==> flow/design.v <==
`timescale 1ns/10ps
module  CONV(
	input				clk,
	input				reset,
	output logic		busy,	
	input				ready,	
	output logic [13:0]	iaddr,
	input  		 [7:0]	idata,	
	output logic		ioe,
	output logic		wen_L0,
	output logic		oe_L0,
	output logic [13:0]	addr_L0,
	output logic [11:0] w_data_L0,
	input  		 [11:0] r_data_L0,
	output logic 		wen_L1,
	output logic		oe_L1,
	output logic [11:0]	addr_L1,
	output logic [11:0]	w_data_L1,
	input  		 [11:0]	r_data_L1,
	output logic		oe_weight,
	output logic [15:0]	addr_weight,
	input  logic signed  [7:0]  r_data_weight,
	output logic		wen_L2,
	output logic [3:0]	addr_L2,
	output logic [31:0]	w_data_L2
	);
reg [1:0] fully_flag;
reg[3:0] i0,i4,i5,i6;
reg [3:0] state,next_state;
reg [11:0] data [0:8];
reg [15:0] zero_index,addr_index0,addr_index1,addr_index2,addr_index3,addr_index4,L0_index;
reg signed [31:0] data_fully;
parameter INIT=4'd0,ADDR1=4'd1,WAIT1=4'd2,DATA_i0=4'd3,LAYER0=4'd4,ADDR2=4'd5,LAYER1=4'd6,
		  LAYER1_1=4'd7,ADDR3=4'd8,WAIT3=4'd9,LAYER2=4'd10,LAYER2_1=4'd11,FINI=4'd12;
always @(posedge clk or posedge reset ) begin
  if(reset) state<=INIT;
  else state<=next_state;
end
always @(*) begin
	case (state)
		INIT:begin
			next_state=(ready)?ADDR1:INIT;	
		end 
		ADDR1:begin
			next_state=WAIT1;
		end
		WAIT1:begin
			next_state=(fully_flag==0)?DATA_i0:(fully_flag==1)?LAYER1:LAYER2;		   
		end
		DATA_i0:begin
			next_state=(i0>=8&&zero_index==0||i0>=7&&zero_index==127||i0>=5&&zero_index==16510||
			            i0>=4&&zero_index==16637||i0>=8&&zero_index%130==0&&zero_index!=0&&zero_index!=16510||
						i5>=7&&zero_index%130==127&&zero_index!=127&&zero_index!=16637||
						i6>=8&&zero_index>0&&zero_index<127||i4>=5&&zero_index>16510&&zero_index<16637||i4>=8)?LAYER0:ADDR1;	
		end
		LAYER0:begin
			next_state=(L0_index>=16383)?ADDR2:ADDR1;
		end
		ADDR2:begin
			next_state=WAIT1;
		end
		LAYER1:begin
			next_state=(i0>=3)?LAYER1_1:ADDR2;
		end
		LAYER1_1:begin
			next_state=(addr_index1>=4095)?ADDR3:ADDR2;
		end
		ADDR3:begin
			next_state=WAIT1;
		end
		LAYER2:begin
			next_state=(addr_index2>=4095)?LAYER2_1:ADDR3;
		end
		LAYER2_1:begin
			next_state=(addr_index4>=9)?FINI:ADDR3;
		end
		FINI:begin
			next_state=INIT;
		end
		default: next_state=INIT;
	endcase
end
always @(posedge clk) begin
	case (state)
		INIT:begin
			zero_index<=16'h0;
			i0<=4'h4;
			i4<=4'h0;
			i5<=4'h0;
			i6<=4'h3;
			addr_index0<=0;
			addr_index1<=126;
			addr_index2<=0;
			addr_index3<=16128;
			addr_index4<=0;
			L0_index<=0;
			wen_L0<=0;
			ioe<=0;
			busy<=0;
			data_fully<=0;
			fully_flag<=0;
			wen_L1<=0;
			wen_L2<=0;
			oe_L0<=0;
			oe_L1<=0;
			oe_weight<=0;
		end 
		ADDR1:begin
			wen_L0<=0;
            ioe<=1;
			if (zero_index==0) begin
				if (i0==4) iaddr<=14'h0;
				else if (i0==5) iaddr<=14'h1; 
				else if (i0==7) iaddr<=14'h80;
				else iaddr<=14'h81;	
			end
			else if (zero_index==127) begin
				if (i0==3) iaddr<=14'h7E;
				else if (i0==4) iaddr<=14'h7F; 
				else if (i0==6) iaddr<=14'hFE;
				else iaddr<=14'hFF;	
			end
			else if (zero_index==16510) begin
				if (i0==1) iaddr<=14'h3F00;
				else if (i0==2) iaddr<=14'h3F01; 
				else if (i0==4) iaddr<=14'h3F80;
				else iaddr<=14'h3F81;		
			end
			else if (zero_index==16637) begin
				if (i0==0) iaddr<=14'h3F7E;
				else if (i0==1) iaddr<=14'h3F7F; 
				else if (i0==3) iaddr<=14'h3FFE;
				else iaddr<=14'h3FFF;		
			end
			else if (zero_index%130==0&&zero_index!=0&&zero_index!=16510) begin
				if (i0==1) iaddr<=addr_index0;
				else if (i0==2) iaddr<=addr_index0+1; 
				else if (i0==4) iaddr<=addr_index0+128;
				else if (i0==5) iaddr<=addr_index0+129;
				else if (i0==7) iaddr<=addr_index0+256;
				else iaddr<=addr_index0+257;
			end
			else if (zero_index%130==127&&zero_index!=127&&zero_index!=16637) begin
				if (i5==0) iaddr<=addr_index1;
				else if (i5==1) iaddr<=addr_index1+1; 
				else if (i5==3) iaddr<=addr_index1+128;
				else if (i5==4) iaddr<=addr_index1+129;
				else if (i5==6) iaddr<=addr_index1+256;
				else iaddr<=addr_index1+257;	
			end
			else if (zero_index>0&&zero_index<127) begin
				if (i6==3) iaddr<=addr_index2;
				else if (i6==4) iaddr<=addr_index2+1; 
				else if (i6==5) iaddr<=addr_index2+2;
				else if (i6==6) iaddr<=addr_index2+128;
				else if (i6==7) iaddr<=addr_index2+129;
				else iaddr<=addr_index2+130;	
			end
			else if (zero_index>16510&&zero_index<16637) begin
				if (i4==0) iaddr<=addr_index3;
				else if (i4==1) iaddr<=addr_index3+1; 
				else if (i4==2) iaddr<=addr_index3+2;
				else if (i4==3) iaddr<=addr_index3+128;
				else if (i4==4) iaddr<=addr_index3+129;
				else iaddr<=addr_index3+130;
			end
			else begin
				if (i4==0) iaddr<=addr_index4;
				else if (i4==1) iaddr<=addr_index4+1; 
				else if (i4==2) iaddr<=addr_index4+2;
				else if (i4==3) iaddr<=addr_index4+128;
				else if (i4==4) iaddr<=addr_index4+129;
				else if (i4==5) iaddr<=addr_index4+130;
				else if (i4==6) iaddr<=addr_index4+256;
				else if (i4==7) iaddr<=addr_index4+257;
				else iaddr<=addr_index4+258;	
			end
		end
		DATA_i0:begin
			if (zero_index==0) begin
				data[0]<=8'h0;
			    data[1]<=8'h0;
			    data[2]<=8'h0;
			    data[3]<=8'h0;
			    data[6]<=8'h0;
                data[i0]<=idata;
			    i0<=(i0==5)?i0+2:i0+1;	
			end
			else if (zero_index==127) begin
				data[0]<=8'h0;
			    data[1]<=8'h0;
			    data[2]<=8'h0;
			    data[5]<=8'h0;
			    data[8]<=8'h0;
                data[i0]<=idata;
			    i0<=(i0==4)?i0+2:i0+1;		
			end
			else if (zero_index==16510) begin
			    data[0]<=8'h0;
			    data[3]<=8'h0;
			    data[6]<=8'h0;
			    data[7]<=8'h0;
			    data[8]<=8'h0;
                data[i0]<=idata;
			    i0<=(i0==2)?i0+2:i0+1;	
			end
			else if (zero_index==16637) begin
				data[2]<=8'h0;
			    data[5]<=8'h0;
			    data[6]<=8'h0;
			    data[7]<=8'h0;
			    data[8]<=8'h0;
                data[i0]<=idata;
			    i0<=(i0==1)?i0+2:i0+1;
			end
			else if (zero_index%130==0&&zero_index!=0&&zero_index!=16510) begin
			   data[0]<=8'h0;
               data[3]<=8'h0;
               data[6]<=8'h0;
               data[i0]<=idata;
               i0<=(i0%3==2)?i0+2:i0+1;	
			end
			else if (zero_index%130==127&&zero_index!=127&&zero_index!=16637) begin
			    data[2]<=8'h0;
			    data[5]<=8'h0;
			    data[8]<=8'h0;
			    data[i5]<=idata;
			    i5<=(i5%3==1)?i5+2:i5+1;
			end
			else if (zero_index>0&&zero_index<127) begin
				data[0]<=8'h0;
                data[1]<=8'h0;
                data[2]<=8'h0;
                data[i6]<=idata;
                i6<=i6+1;
			end
			else if ((zero_index>16510&&zero_index<16637)) begin
				data[6]<=8'h0;
			    data[7]<=8'h0;
			    data[8]<=8'h0;
			    data[i4]<=idata;
			    i4<=i4+1;
			end
			else begin
				data[i4]<=idata;
			    i4<=i4+1;
			end	
		end
		LAYER0:begin
			if (i0>=8&&zero_index==0) begin
				i0<=3;
				zero_index<=zero_index+1;
			end
			else if (i0>=7&&zero_index==127) begin
				i0<=1;
				zero_index<=zero_index+3;
			end
			else if (i0>=5&&zero_index==16510) begin
				i0<=0;
				zero_index<=zero_index+1;
			end
			else if (i0>=4&&zero_index==16637) begin
				i0<=0;
				zero_index<=zero_index+1;
				addr_index0<=0;
				addr_index1<=0;
				addr_index2<=0;
				addr_index3<=0;
				addr_index4<=0;
			end
			else if (i0>=8&&zero_index%130==0&&zero_index!=0&&zero_index!=16510) begin
				i0<=0;
				zero_index<=zero_index+1;
				addr_index0<=addr_index0+128;
			end
			else if (i5>=7&&zero_index%130==127&&zero_index!=127&&zero_index!=16637) begin
				i5<=0;
				zero_index<=zero_index+3;
				addr_index1<=addr_index1+128;
			end
			else if (i6>=8&&zero_index>0&&zero_index<127) begin
				i6<=0;
				zero_index<=zero_index+1;
				addr_index2<=addr_index2+1;
			end
			else if (i4>=5&&zero_index>16510&&zero_index<16637) begin
				i4<=0;
				zero_index<=zero_index+1;
				addr_index3<=addr_index3+1;
			end
			else begin
				i4<=0;
				zero_index<=zero_index+1;
				addr_index4<=(addr_index4%128==125)?addr_index4+3:addr_index4+1;
			end
		    ioe<=0;
			wen_L0<=1;
			L0_index<=L0_index+1;
			addr_L0<=L0_index;
            w_data_L0<=($signed(-(data[0]<<1)+data[2]+data[4]+(data[5]<<1)+
                       data[6]+(data[7]<<1)-((data[8]<<1)+data[8]))>0)?$signed(-(data[0]<<1)+data[2]+data[4]+(data[5]<<1)+
                       data[6]+(data[7]<<1)-((data[8]<<1)+data[8])):0;
		end
        ADDR2:begin
			fully_flag<=1;
			wen_L0<=0;
			wen_L1<=0;
			oe_L0<=1;
			if(i0==0) addr_L0<=addr_index0;
			else if (i0==1) addr_L0<=addr_index0+1;
			else if (i0==2) addr_L0<=addr_index0+128;
            else addr_L0<=addr_index0+129;			
		end
		LAYER1:begin
			data[i0]<=r_data_L0;
			i0<=i0+1;
		end
		LAYER1_1:begin
			i0<=0;
			addr_index0<=(addr_index0%128==126)?addr_index0+130:addr_index0+2;
            wen_L1<=1;
			oe_L0<=0;
			addr_L1<=addr_index1;
			addr_index1<=addr_index1+1;
			w_data_L1<=(data[0]>=data[1]&&data[0]>=data[2]&&data[0]>=data[3])?data[0]:
			           (data[1]>=data[2]&&data[1]>=data[3]&&data[1]>=data[0])?data[1]:
					   (data[2]>=data[3]&&data[2]>=data[1]&&data[2]>=data[0])?data[2]:
					   (data[3]>=data[0]&&data[3]>=data[2]&&data[3]>=data[1])?data[3]:0;
		end
		ADDR3:begin
			fully_flag<=2;
			wen_L1<=0;
			wen_L2<=0;
			oe_L1<=1;
			oe_weight<=1;
			addr_L1<=addr_index2;
            addr_weight<=addr_index3;
		end
		LAYER2:begin
			data_fully<=$signed(r_data_L1)*r_data_weight+data_fully;
			addr_index2<=addr_index2+1;
			addr_index3<=addr_index3+1;
		end
		LAYER2_1:begin
			addr_index2<=0;
			oe_L1<=0;
			oe_weight<=0;
			wen_L2<=1;
			addr_L2<=addr_index4;
			w_data_L2<=(data_fully>0)?data_fully:data_fully>>>16;
			addr_index4<=addr_index4+1;
			data_fully<=32'b0;
		end
		FINI:begin
			busy<=1;
		end
		default; 
	endcase
end
endmodule
-- Tool chain data of CONV
The steps from the RTL of CONV to its reports follow in flow order.
Line numbers count from 1 in the design file above.
Library cell names are shortened.
A cell with n/a has no value.
- design top: CONV
- clock: clk
- standard-cell library: sky130hd
- timing corner: tt_025C_1v80

-- Word level
Source: Yosys, flattened and elaborated, memories not mapped. Widths are those after wreduce. Registers that Yosys merges into a memory's read port (data or address) are not register bits. Print and check cells do not count.
Memory sizes are those after Yosys's memory passes, which may raise the word count (mostly to a power of two), join words into wider ones and drop unused or constant bits.
- bits in writable memories at 192
- noted input port bits: 43
- output and inout bits: 124
- register bits: 289
- word-level cells: 744
- memories kept: 1
- memory list (name ; words ; width ; line ; RTL):
    data ; 16 ; 12 ; 30 ; reg [11:0] data [0:8];
- noted div/mod/pow operators: 3
- noted order comparisons: 31
- multiplexer cells at 339
- eq/ne operators at 103
- $add $sub $neg at 49
- noted bitwise operators: 106
- reductions and logical operators: 82
- multiply operators at 1
- operator list (kind ; count):
    2-to-1 mux 12 bit ; 80
    2-to-1 mux 16 bit ; 42
    2-to-1 mux 14 bit ; 39
    2-to-1 mux 4 bit ; 77
    modulo 16 x 8 -> 32 bit with constant B ; 1
    parallel mux 16 bit (select 3 bit) ; 5
    OR reduction 192 bit ; 1
    2-to-1 mux 192 bit ; 1
    multiplier 12 x 8 -> 20 bit ; 1
    adder 14 x 8 -> 14 bit with constant B ; 11
    greater-or-equal comparator 12 bit ; 12
    modulo 4 x 2 -> 32 bit with constant B ; 2
    equality test 4 bit with constant A ; 29
    adder 14 x 9 -> 14 bit with constant B ; 7
    adder 16 x 1 -> 16 bit with constant B ; 6
    adder 12 bit ; 6
    equality test 4 x 3 -> 1 bit with constant B ; 18
    parallel mux 32 bit (select 2 bit) ; 1
    parallel mux 16 bit (select 2 bit) ; 2
    2-to-1 mux 8 bit ; 8
    2-to-1 mux 1 bit ; 62
    bitwise AND 1 bit ; 48
    adder 16 x 2 -> 16 bit with constant B ; 3
    adder 16 x 8 -> 16 bit with constant B ; 3
    adder 14 x 2 -> 14 bit with constant B ; 3
    OR reduction 12 bit ; 3
    != test 2 bit with constant B ; 18
    parallel mux 4 bit (select 9 bit) ; 1
Other operator kinds: 64; their cells: 224.

-- Logic depth
Depth = most cells in a row (Yosys ltp): at word level without a register or memory, in the mapped netlist without a sequential cell, where the memories' decode and read muxes count.
- depth in word-level cells at 17
- ABC_AREA: 0
- gate-level depth with buffers at 57
- mapped depth without buffers: 48

-- After synthesis
The flow's flattened synthesis, as Yosys stat reports it; memories are mapped. The netlist is that of the ABC_AREA named above (0 if unset); the other value can give another one.
- cells by type (cell type ; count ; area in all (um^2)):
    edfxtp_1 ; 316 ; 9.49E+03
    fa_1 ; 208 ; 4.16E+03
    ha_1 ; 218 ; 2.73E+03
    a21oi_1 ; 298 ; 1491.43
    dfxtp_1 ; 72 ; 1.44E+03
    nor2_1 ; 377 ; 1.42E+03
    inv_1 ; 367 ; 1.38E+03
    xnor2_1 ; 143 ; 1.25E+03
    nand2_1 ; 310 ; 1.16E+03
    o21ai_0 ; 204 ; 1.02E+03
    nand3_1 ; 149 ; 745.715
    xor2_1 ; 78 ; 683.155
    clkbuf_1 ; 172 ; 645.619
    nand2b_1 ; 86 ; 538.016
    and2_1 ; 69 ; 431.664
    nor3_1 ; 78 ; 390.374
    mux2_2 ; 34 ; 382.867
    o211ai_1 ; 47 ; 352.838
Not listed: further types 99, cells in them 844.
- noted cells in the netlist: 4070
- flip-flops at 400
- buffers: 203
- chip area (Yosys) at 0.0363861 mm^2

-- Timing after synthesis
Path of least setup slack by OpenSTA after synthesis, without wires, with an ideal clock, recovery checks aside; 20% of the period is set as input and as output delay. Where synthesis merged equal registers, the netlist keeps one of their names.
- path kind: flip-flop to flip-flop
- start: register zero_index[12]
- end: register i0[0]
- launch time at the first pin at 0.000 ns
- slack: 0.467 ns
- arrival time at 12.262 ns
- noted path buffers: 7
- stages at 51
- data required time: 12.728 ns
- noted path delay: 12.534 ns
- noted setup time: 0.272 ns
- clock period: 13.0 ns
- noted synthesis period reached: 12.533 ns
"path delay" is the arrival time less input delay plus setup time.
"stages": output pins that drive a net of the path, with the launching flip-flop's if there is one; two outputs of one cell count as two.
"synthesis period reached" = period - worst setup slack (recovery checks aside). The figure is calculated, with input and output delays left at 20% of the set period.
Between the ends stands the longest chain of elaborated cells between them, by number of cells; it is not shown to be the way that was timed. Of several equally long chains one is given.
A line is the first line of the expression or statement that the cell stems from. Yosys adds cells for indexed reads and writes and turns some case tables into memories.
At most two assigning lines are given for a register; there are more.
The path ends at the data pin of a flip-flop with enable; ways to the enable are not counted.
- cells stage by stage: edfxtp_1 clkbuf_1 or3_1 nor2_1 nand2_1 ha_1 nand2b_1 a22oi_1 a21oi_1 maj3_1 a22oi_2 nor3_1 xnor2_1 nor4b_1 or2_1 clkbuf_1 a21oi_2 o31a_1 [... 15 more ...] nand2_2 buf_2 clkbuf_1 buf_1 o21ai_0 ha_1 ha_1 inv_1 o21ai_1 a21oi_1 mux2i_1 o21ai_0 ha_1 a21oi_1 nand4b_1 a211oi_2 a2111oi_0 or4_1
- length of the longest elaborated chain: 11
- elaborated cells between the ends (all ways): 28
- RTL lines, path after synthesis (element ; line ; RTL):
    start: declaration ; 31 ; reg [15:0] zero_index,addr_index0,addr_index1,addr_index2,addr_index3,addr_index4,L0_index;
    start: assignment ; 252 ; zero_index<=zero_index+1;
    start: assignment ; 256 ; zero_index<=zero_index+3;
    modulo 16 x 8 -> 32 bit ; 271 ; else if (i0>=8&&zero_index%130==0&&zero_index!=0&&zero_index!=16510) begin
    logical NOT 32 bit ; 271 ;
    logical AND 1 bit x3 ; 271 ;
    2-to-1 mux 4 bit ; 271 ;
    2-to-1 mux 4 bit ; 262 ; else if (i0>=4&&zero_index==16637) begin
    2-to-1 mux 4 bit ; 258 ; else if (i0>=5&&zero_index==16510) begin
    2-to-1 mux 4 bit ; 254 ; else if (i0>=7&&zero_index==127) begin
    2-to-1 mux 4 bit ; 250 ; if (i0>=8&&zero_index==0) begin
    parallel mux 4 bit (select 5 bit) ; 84 ; case (state)
    end: assignment ; 187 ; i0<=(i0==5)?i0+2:i0+1;
    end: assignment ; 196 ; i0<=(i0==4)?i0+2:i0+1;
    end: declaration ; 28 ; reg[3:0] i0,i4,i5,i6;

-- Worst path after layout
Path of least setup slack in the final report of run 1 (OpenROAD, finished layout, wires in). Where an end is a register, its clock arrival counts in the times.
- path kind: flip-flop to flip-flop
- start: register zero_index[12]
- end: register i0[0]
- launch time at the first pin at 0.61 ns
- arrival time at 12.83 ns
- data required time: 13.35 ns
- slack: 0.51 ns
- stages at 55
- clock period: 13.0 ns
- noted setup time: 0.26 ns
- noted path buffers: 10
Between the ends stands the longest chain of elaborated cells between them, by number of cells; it is not shown to be the way that was timed. Of several equally long chains one is given.
At most two assigning lines are given for a register; there are more.
The path ends at the data pin of a flip-flop with enable; ways to the enable are not counted.
- cells stage by stage: edfxtp_1 buf_4 or3_4 nor2_4 nand2_1 ha_4 nand2b_4 a22oi_2 buf_6 a21oi_4 maj3_2 a22oi_2 buf_6 or4_4 nor3_4 o221ai_4 or3_1 buf_4 [... 19 more ...] nand2_8 buf_6 buf_6 nand2_1 o21ai_2 ha_2 ha_4 inv_1 o21ai_4 a21oi_1 mux2i_1 o21ai_2 ha_4 a21oi_4 a21o_1 a211oi_4 a2111oi_0 or4_1
- length of the longest elaborated chain: 11
- elaborated cells between the ends (all ways): 28
- RTL lines, path after layout (element ; line ; RTL):
    start: declaration ; 31 ; reg [15:0] zero_index,addr_index0,addr_index1,addr_index2,addr_index3,addr_index4,L0_index;
    start: assignment ; 252 ; zero_index<=zero_index+1;
    start: assignment ; 256 ; zero_index<=zero_index+3;
    modulo 16 x 8 -> 32 bit ; 271 ; else if (i0>=8&&zero_index%130==0&&zero_index!=0&&zero_index!=16510) begin
    logical NOT 32 bit ; 271 ;
    logical AND 1 bit x3 ; 271 ;
    2-to-1 mux 4 bit ; 271 ;
    2-to-1 mux 4 bit ; 262 ; else if (i0>=4&&zero_index==16637) begin
    2-to-1 mux 4 bit ; 258 ; else if (i0>=5&&zero_index==16510) begin
    2-to-1 mux 4 bit ; 254 ; else if (i0>=7&&zero_index==127) begin
    2-to-1 mux 4 bit ; 250 ; if (i0>=8&&zero_index==0) begin
    parallel mux 4 bit (select 5 bit) ; 84 ; case (state)
    end: assignment ; 187 ; i0<=(i0==5)?i0+2:i0+1;
    end: assignment ; 196 ; i0<=(i0==4)?i0+2:i0+1;
    end: declaration ; 28 ; reg[3:0] i0,i4,i5,i6;

Ticket comment

Top module CONV; platform sky130hd; tools Yosys and OpenROAD; 3 stored runs in no particular order. Input and output delays are each 20% of the period that was set; the output load is 0.01 pF.
"achieved period" = clock period - worst setup slack. The figure is calculated, with input and output delays left at 20% of the set period.
"total power of the final layout": no workload was simulated; the value follows from the tool's default switching activity.

Run 1
Settings were CELL_PAD_IN_SITES_DETAIL_PLACEMENT = 1; CELL_PAD_IN_SITES_GLOBAL_PLACEMENT = 1; CORE_UTILIZATION = 40; GPL_ROUTABILITY_DRIVEN = 0; GPL_TIMING_DRIVEN = 0; period_ns = 13.0; CAP_MARGIN = 20; CORE_MARGIN = 2; SLEW_MARGIN = 20
- synthesized cell area at 0.0363861 mm^2
- full die area at 0.0933944 mm^2
- standard-cell area after layout at 0.0423218 mm^2
- noted the worst setup slack after layout: 0.512 ns
- noted the total power of the final layout: 4.501 mW
- noted the achieved period: 12.488 ns

Run 2
Settings were CELL_PAD_IN_SITES_GLOBAL_PLACEMENT = 2; CORE_UTILIZATION = 65; MIN_ROUTING_LAYER = met1; PLACE_DENSITY_LB_ADDON = 0.16; SETUP_SLACK_MARGIN = 0.01; SLEW_MARGIN = 15; period_ns = 8.29; CAP_MARGIN = 20; CORE_MARGIN = 2
- did not finish, placement stopped with FLW-0024

Run 3
Settings were CORE_UTILIZATION = 40; period_ns = 13.0; CAP_MARGIN = 20; CORE_MARGIN = 2; SLEW_MARGIN = 20
- synthesized cell area at 0.0363861 mm^2
- full die area at 0.0933944 mm^2
- standard-cell area after layout at 0.0410694 mm^2
- noted the worst setup slack after layout: 0.835 ns
- noted the total power of the final layout: 4.267 mW
- noted the achieved period: 12.165 ns
